==> flow/design.v <==
module APB_master(input Transfer,               
                  input Wr_Rd,                  
                  input [4:0] Address,          
                  input [31:0] write_data,      
                  output reg [31:0] read_data,  
                  input PCLK,                   
                  input PRESETn,                
                  input PREADY,                 
                  input [31:0] PRDATA,          
                  input PSLVERR,                
                  output [4:0] PADDR,           
                  output PSELx,                 
                  output PENABLE,               
                  output PWRITE,                
                  output [31:0] PWDATA);        
    parameter IDLE = 2'b00, SETUP = 2'b01, ACCESS = 2'b10;
    (* fsm_encoding = "none" *) reg [1:0] ps;
    reg [1:0] ns;
    reg [4:0]  paddr_q;
    reg        pwrite_q;
    reg [31:0] pwdata_q;
    wire setup_open = PRESETn && Transfer && (ps == SETUP);
    always @(posedge PCLK) begin
        if (!PRESETn)
            ps <= IDLE;
        else
            ps <= ns;
    end
    always @(*) begin
        if (!PRESETn  || !Transfer)
            ns = IDLE;
        else
        begin
            case (ps)
                IDLE:    ns = SETUP;
                SETUP:   ns = PSLVERR ? IDLE : ACCESS;
                ACCESS:  ns = PSLVERR ? IDLE : (PREADY ? SETUP : ACCESS);
                default: ns = IDLE;
            endcase
        end
    end
    assign PSELx   = (ps == SETUP) || (ps == ACCESS);
    assign PENABLE = (ps == ACCESS);
    always @(posedge PCLK) begin
        if (setup_open) begin
            paddr_q  <= Address;
            pwrite_q <= Wr_Rd;
            if (Wr_Rd)
                pwdata_q <= write_data;
        end
    end
    assign PADDR  = setup_open ? Address : paddr_q;
    assign PWRITE = setup_open ? Wr_Rd   : pwrite_q;
    assign PWDATA = (setup_open && Wr_Rd) ? write_data : pwdata_q;
    always @(posedge PCLK) begin
        if (PRESETn && PSELx && PENABLE && PREADY && !PSLVERR && !PWRITE)
            read_data <= PRDATA;
    end
endmodule
module APB_slave(input PCLK,                
                 input PRESETn,             
                 input [4:0] PADDR,         
                 input PSELx,               
                 input PENABLE,             
                 input PWRITE,              
                 input [31:0]PWDATA,        
                 output PREADY,             
                 output [31:0] PRDATA,      
                 output PSLVERR);           
    reg [31:0] mem [0:31];  
    assign PREADY  = PRESETn && PSELx && PENABLE;
    assign PSLVERR = 1'b0;
    always @(posedge PCLK) begin
        if (PRESETn && PSELx && PENABLE && PWRITE)
            mem[PADDR] <= PWDATA;
    end
    assign PRDATA = mem[PADDR];
endmodule
module APB_top(input PCLK,
               input PRESETn,
               input Transfer,
               input Wr_Rd,
               input [4:0] Address,
               input [31:0] write_data,
               output [31:0] read_data);
    wire [4:0] PADDR;
    wire [31:0] PWDATA,PRDATA;
    wire PSELx,PENABLE,PWRITE,PREADY,PSLVERR;
    APB_master Design_master(Transfer,Wr_Rd,Address,write_data,read_data,PCLK,PRESETn,PREADY,PRDATA,PSLVERR,PADDR,PSELx,PENABLE,PWRITE,PWDATA);
    APB_slave Design_slave(PCLK,PRESETn,PADDR,PSELx,PENABLE,PWRITE,PWDATA,PREADY,PRDATA,PSLVERR);
endmodule
From RTL to reports: APB_top
Tool output for the design above, in the order of the flow.
Lines are those of the file above, counted from 1.
Library cell names are shortened.
{"block": "inputs", "top": "APB_top", "clk_port": "PCLK", "lib": "sky130hd", "lib_corner": "tt_025C_1v80"}

Word level
Source: Yosys, flattened and elaborated, memories not mapped. Widths are those after wreduce. Print and check cells do not count. Equal cells are merged and count once.
Memory sizes are those after Yosys's memory passes, which may raise the word count (mostly to a power of two), join words into wider ones and drop unused or constant bits.
{"block": "bits", "mem_count": 1, "clocked_rd_ports_x_width": 32, "reg_bits": 40, "elab_cells": 31, "output_inout_bits": 32, "input_bits": 41, "ramBits": 1024}
{"block": "memory_table", "memory": "Design_slave.mem", "size": 32, "word_bits": 32, "rd": 1, "write_ports": 1, "line": 70, "text": "reg [31:0] mem [0:31];"}
{"block": "op_classes", "bitwise": 1, "reduce_and_logical": 15, "equal": 2, "n_mux": 8}
{"block": "ops", "operator": "two-way mux 32 bit", "n": 2}
{"block": "ops", "operator": "two-way mux 5 bit", "n": 2}
{"block": "ops", "operator": "logical AND 1 bit", "n": 7}
{"block": "ops", "operator": "case mux 2 bit (select 3 bit)", "n": 1}
{"block": "ops", "operator": "zero test 1 bit", "n": 3}
{"block": "ops", "operator": "logical OR 1 bit", "n": 2}
{"block": "ops", "operator": "== test 2 x 1 -> 1 bit with constant B", "n": 1}
{"block": "ops", "operator": "== test 2 bit with constant B", "n": 1}
{"block": "ops", "operator": "zero test 2 bit", "n": 1}
{"block": "ops", "operator": "AND reduction 2 bit", "n": 1}
{"block": "ops", "operator": "OR reduction 2 bit", "n": 1}
{"block": "ops", "operator": "two-way mux 2 bit", "n": 1}
{"block": "ops", "operator": "two-way mux 1 bit", "n": 2}
{"block": "ops", "operator": "inverter 1 bit", "n": 1}

Depth
Longest topological path by Yosys (ltp), each cell counted once; first at word level (registers and memories cut), then after technology mapping (sequential cells cut; the memories' decode and read muxes count).
{"block": "depth", "depth_word": 6, "ABC_AREA": 0, "ltp_mapped": 10, "ltp_nobuf": 7}

Synthesis result
Yosys stat after the flow's synthesis: flattened, memories mapped to cells. It holds for the ABC_AREA given above (unset counts as 0); a run with the other value may have another netlist.
{"block": "mapped", "n_buf": 134, "stdcells": 2338, "yosys_area_um2": 41652.4, "sequential_area_um2": 32831.5, "ffs": 1096}
{"block": "by_type", "cell": "edfxtp_1", "n": 1088, "type_area_um2": 3.27E+04}
{"block": "by_type", "cell": "mux4_2", "n": 141, "type_area_um2": 3.18E+03}
{"block": "by_type", "cell": "nand2_1", "n": 356, "type_area_um2": 1.34E+03}
{"block": "by_type", "cell": "a21oi_1", "n": 241, "type_area_um2": 1.21E+03}
{"block": "by_type", "cell": "a22oi_1", "n": 115, "type_area_um2": 863.328}
{"block": "by_type", "cell": "nand3_1", "n": 121, "type_area_um2": 605.581}
{"block": "by_type", "cell": "mux2_2", "n": 33, "type_area_um2": 371.606}
{"block": "by_type", "cell": "buf_2", "n": 67, "type_area_um2": 335.322}
{"block": "by_type", "cell": "nand4_1", "n": 32, "type_area_um2": 200.192}
{"block": "by_type", "cell": "clkbuf_1", "n": 46, "type_area_um2": 172.666}
{"block": "by_type", "cell": "dfxtp_1", "n": 8, "type_area_um2": 160.154}
{"block": "by_type", "cell": "nor2_1", "n": 34, "type_area_um2": 127.622}
{"block": "by_type", "cell": "buf_4", "n": 12, "type_area_um2": 90.086}
{"block": "by_type", "cell": "mux2i_4", "n": 4, "type_area_um2": 90.086}
{"block": "by_type", "cell": "and2_1", "n": 8, "type_area_um2": 50.048}
{"block": "by_type", "cell": "nor2b_1", "n": 6, "type_area_um2": 37.536}
{"block": "by_type", "cell": "nor3_1", "n": 7, "type_area_um2": 35.034}
{"block": "by_type", "cell": "buf_6", "n": 3, "type_area_um2": 33.782}
Not listed: further types 6, cells in them 16.
The figures by module come from a second, unflattened synthesis with its own total; it is not the netlist above.
{"block": "unflattened", "cells_unflattened": 2213, "hier_area_um2": 41934.0}
Each row is one instance without its submodules.
{"block": "modules", "mod": "APB_slave", "mod_area_um2": 39123.8, "n_cells": 2081, "seq_area_um2": 30749.5, "instances": 1}
{"block": "modules", "mod": "APB_master", "mod_area_um2": 2810.2, "n_cells": 132, "seq_area_um2": 2082.0, "instances": 1}
{"block": "modules", "mod": "APB_top", "mod_area_um2": 0.0, "n_cells": 0, "seq_area_um2": 0.0, "instances": 1}

Path before layout
Source: OpenSTA report_checks on the synthesized netlist (no wires, ideal clock, input and output delay 20% of the period each), path of least setup slack; recovery checks are left aside. Register names are those of the netlist, which keeps one name where synthesis merged equal registers.
{"block": "synth_path", "path_kind": "input to register", "startpoint": "input port PRESETn", "endpoint": "memory Design_slave.mem[0][0]", "delay_ns": 3.134, "t_first_pin_ns": 1.000, "slack_ns": 0.866, "in_delay_ns": 1.000, "tclk_ns": 5.0, "required_time_ns": 4.579, "setup_ns": 0.421, "t_arrival_ns": 3.713, "path_buffers": 4, "stages": 8, "period_less_setup_slack_ns": 4.134}
"delay_ns" = arrival - input delay + setup time.
"stages": output pins that drive a net of the path, with the launching flip-flop's if there is one; two outputs of one cell count as two.
"period_less_setup_slack_ns" is the clock period less the worst setup slack; recovery checks do not enter. This is arithmetic on one report: input and output delays are still those of the set period (20% each).
The rows between start and end are the longest chain of elaborated cells between them; the timing report does not say that the signal goes this way. Where chains are equally long, one stands for them.
A line is the first line of the expression or statement that the cell stems from. Yosys adds cells for indexed reads and writes and turns some case tables into memories.
The path ends at the enable pin of a flip-flop; only ways to that pin are counted.
{"block": "synth_between", "cell_sequence": "nand4b_4 > mux2i_4 > buf_6 > buf_6 > buf_4 > buf_2 > nand2_1 > nor2_1", "elab_chain_cells": 5, "cone_cells": 9, "cone_classes": "4 x mux; 5 x reduce/logical"}
{"block": "synth_lines", "element": "from (decl)", "line": 80, "text": "input PRESETn,"}
{"block": "synth_lines", "element": "logical AND 1 bit (2 in a row)", "line": 22, "text": "wire setup_open = PRESETn && Transfer && (ps == SETUP);"}
{"block": "synth_lines", "element": "two-way mux 1 bit", "line": 53, "text": "assign PWRITE = setup_open ? Wr_Rd   : pwrite_q;"}
{"block": "synth_lines", "element": "logical AND 1 bit", "line": 74, "text": "if (PRESETn && PSELx && PENABLE && PWRITE)"}
{"block": "synth_lines", "element": "two-way mux 5 bit", "line": 74}
{"block": "synth_lines", "element": "to (decl)", "line": 70, "text": "reg [31:0] mem [0:31];"}

Timing after layout
Path of least setup slack in the final report of entry A (OpenROAD, finished layout, wires in). Where an end is a register, its clock arrival counts in the times.
{"block": "layout_path", "path_kind": "input to register", "startpoint": "input port PRESETn", "endpoint": "memory Design_slave.mem[1][20]", "path_buffers": 3, "t_arrival_ns": 4.06, "setup_ns": 0.24, "t_first_pin_ns": 1.00, "in_delay_ns": 1.00, "stages": 8, "slack_ns": 1.39, "required_time_ns": 5.45, "tclk_ns": 5.0}
The rows between start and end are the longest chain of elaborated cells between them; the timing report does not say that the signal goes this way. Where chains are equally long, one stands for them.
The path ends at the enable pin of a flip-flop; only ways to that pin are counted.
{"block": "layout_between", "cell_sequence": "clkdlybuf4s50_1 > nand4b_4 > mux2_8 > nor2_1 > nand2_1 > buf_12 > nor2_4 > buf_4", "elab_chain_cells": 5, "cone_cells": 9, "cone_classes": "4 x mux; 5 x reduce/logical"}
{"block": "layout_lines", "element": "from (decl)", "line": 80, "text": "input PRESETn,"}
{"block": "layout_lines", "element": "logical AND 1 bit (2 in a row)", "line": 22, "text": "wire setup_open = PRESETn && Transfer && (ps == SETUP);"}
{"block": "layout_lines", "element": "two-way mux 1 bit", "line": 53, "text": "assign PWRITE = setup_open ? Wr_Rd   : pwrite_q;"}
{"block": "layout_lines", "element": "logical AND 1 bit", "line": 74, "text": "if (PRESETn && PSELx && PENABLE && PWRITE)"}
{"block": "layout_lines", "element": "two-way mux 5 bit", "line": 74}
{"block": "layout_lines", "element": "to (decl)", "line": 70, "text": "reg [31:0] mem [0:31];"}

Hand-over note for APB_top

Measured data: module APB_top, platform sky130hd, 5 stored runs of the flow under differing settings, order arbitrary. Input and output delays are each 20% of the period that was set; the output load is 0.01 pF.
"timing.achieved_period_ns" means the clock period less the worst setup slack. The figure is calculated, with input and output delays left at 20% of the set period.
"worst_path_time_ns": the worst setup path's part of the clock period (all of it between registers, 20% less for each end at a port) less its slack. A launch clock that arrives late makes it longer, a capture clock that arrives late makes it shorter.

{"run": "entry A", "settings": { "CELL_PAD_IN_SITES_DETAIL_PLACEMENT": 1, "CORE_MARGIN": 5, "CORE_UTILIZATION": 40, "CTS_CLUSTER_DIAMETER": 327, "CTS_CLUSTER_SIZE": 91, "GPL_ROUTABILITY_DRIVEN": 0, "MAX_ROUTING_LAYER": "met4", "PLACE_DENSITY": 0.6, "period_ns": 5.0, "CAP_MARGIN": 20, "SLEW_MARGIN": 20 }, "results": { "setup_worst_slack_ns": 1.387, "timing.achieved_period_ns": 3.612, "worst_path_time_ns": 2.61, "worst_path_kind": "input to register", "fin_util_pct": 43.9, "synthesis_area_um2": 41652.4, "worst_hold_slack_ns": 0.526, "final_die_area_um2": 110686.0 }}
{"run": "entry B", "settings": { "ABC_AREA": 1, "CELL_PAD_IN_SITES_DETAIL_PLACEMENT": 0, "CORE_ASPECT_RATIO": 0.66, "CORE_MARGIN": 5, "CORE_UTILIZATION": 40, "CTS_CLUSTER_DIAMETER": 327, "CTS_CLUSTER_SIZE": 91, "GPL_ROUTABILITY_DRIVEN": 0, "MAX_ROUTING_LAYER": "met4", "PLACE_DENSITY": 0.6, "TNS_END_PERCENT": 10, "period_ns": 5.0, "CAP_MARGIN": 20, "SLEW_MARGIN": 20 }, "results": { "setup_worst_slack_ns": 1.177, "timing.achieved_period_ns": 3.823, "worst_path_time_ns": 2.82, "worst_path_kind": "input to register", "fin_util_pct": 43.7, "synthesis_area_um2": 45673.8, "worst_hold_slack_ns": 0.529, "final_die_area_um2": 121188.0 }}
{"run": "entry C", "settings": { "CORE_UTILIZATION": 40, "PLACE_DENSITY": 0.6, "period_ns": 2.72, "CAP_MARGIN": 20, "CORE_MARGIN": 2, "SLEW_MARGIN": 20 }, "results": { "setup_worst_slack_ns": 0.085, "timing.achieved_period_ns": 2.635, "worst_path_time_ns": 2.09, "worst_path_kind": "input to register", "fin_util_pct": 49.7, "synthesis_area_um2": 41652.4, "worst_hold_slack_ns": 0.445, "final_die_area_um2": 106730.0 }}
{"run": "entry D", "settings": { "CAP_MARGIN": 15, "CORE_UTILIZATION": 21, "GPL_ROUTABILITY_DRIVEN": 0, "GPL_TIMING_DRIVEN": 1, "MAX_ROUTING_LAYER": "met5", "PLACE_DENSITY": 0.4, "period_ns": 6.91, "CORE_MARGIN": 2, "SLEW_MARGIN": 20 }, "results": { "setup_worst_slack_ns": 2.307, "timing.achieved_period_ns": 4.603, "worst_path_time_ns": 3.22, "worst_path_kind": "input to register", "fin_util_pct": 25.4, "synthesis_area_um2": 41652.4, "worst_hold_slack_ns": 0.479, "final_die_area_um2": 201924.0 }}
{"run": "entry E", "settings": { "CELL_PAD_IN_SITES_DETAIL_PLACEMENT": 0, "CELL_PAD_IN_SITES_GLOBAL_PLACEMENT": 3, "CORE_ASPECT_RATIO": 1.03, "CTS_CLUSTER_SIZE": 57, "GPL_ROUTABILITY_DRIVEN": 1, "MAX_ROUTING_LAYER": "met4", "MIN_ROUTING_LAYER": "met2", "PLACE_DENSITY_LB_ADDON": 0.04, "TNS_END_PERCENT": 80, "period_ns": 3.69, "CAP_MARGIN": 20, "CORE_MARGIN": 2, "CORE_UTILIZATION": 40, "SLEW_MARGIN": 20 }, "results": { "setup_worst_slack_ns": 0.613, "timing.achieved_period_ns": 3.077, "worst_path_time_ns": 2.34, "worst_path_kind": "input to register", "fin_util_pct": 48.2, "synthesis_area_um2": 41652.4, "worst_hold_slack_ns": 0.508, "final_die_area_um2": 106730.0 }}

End of note.
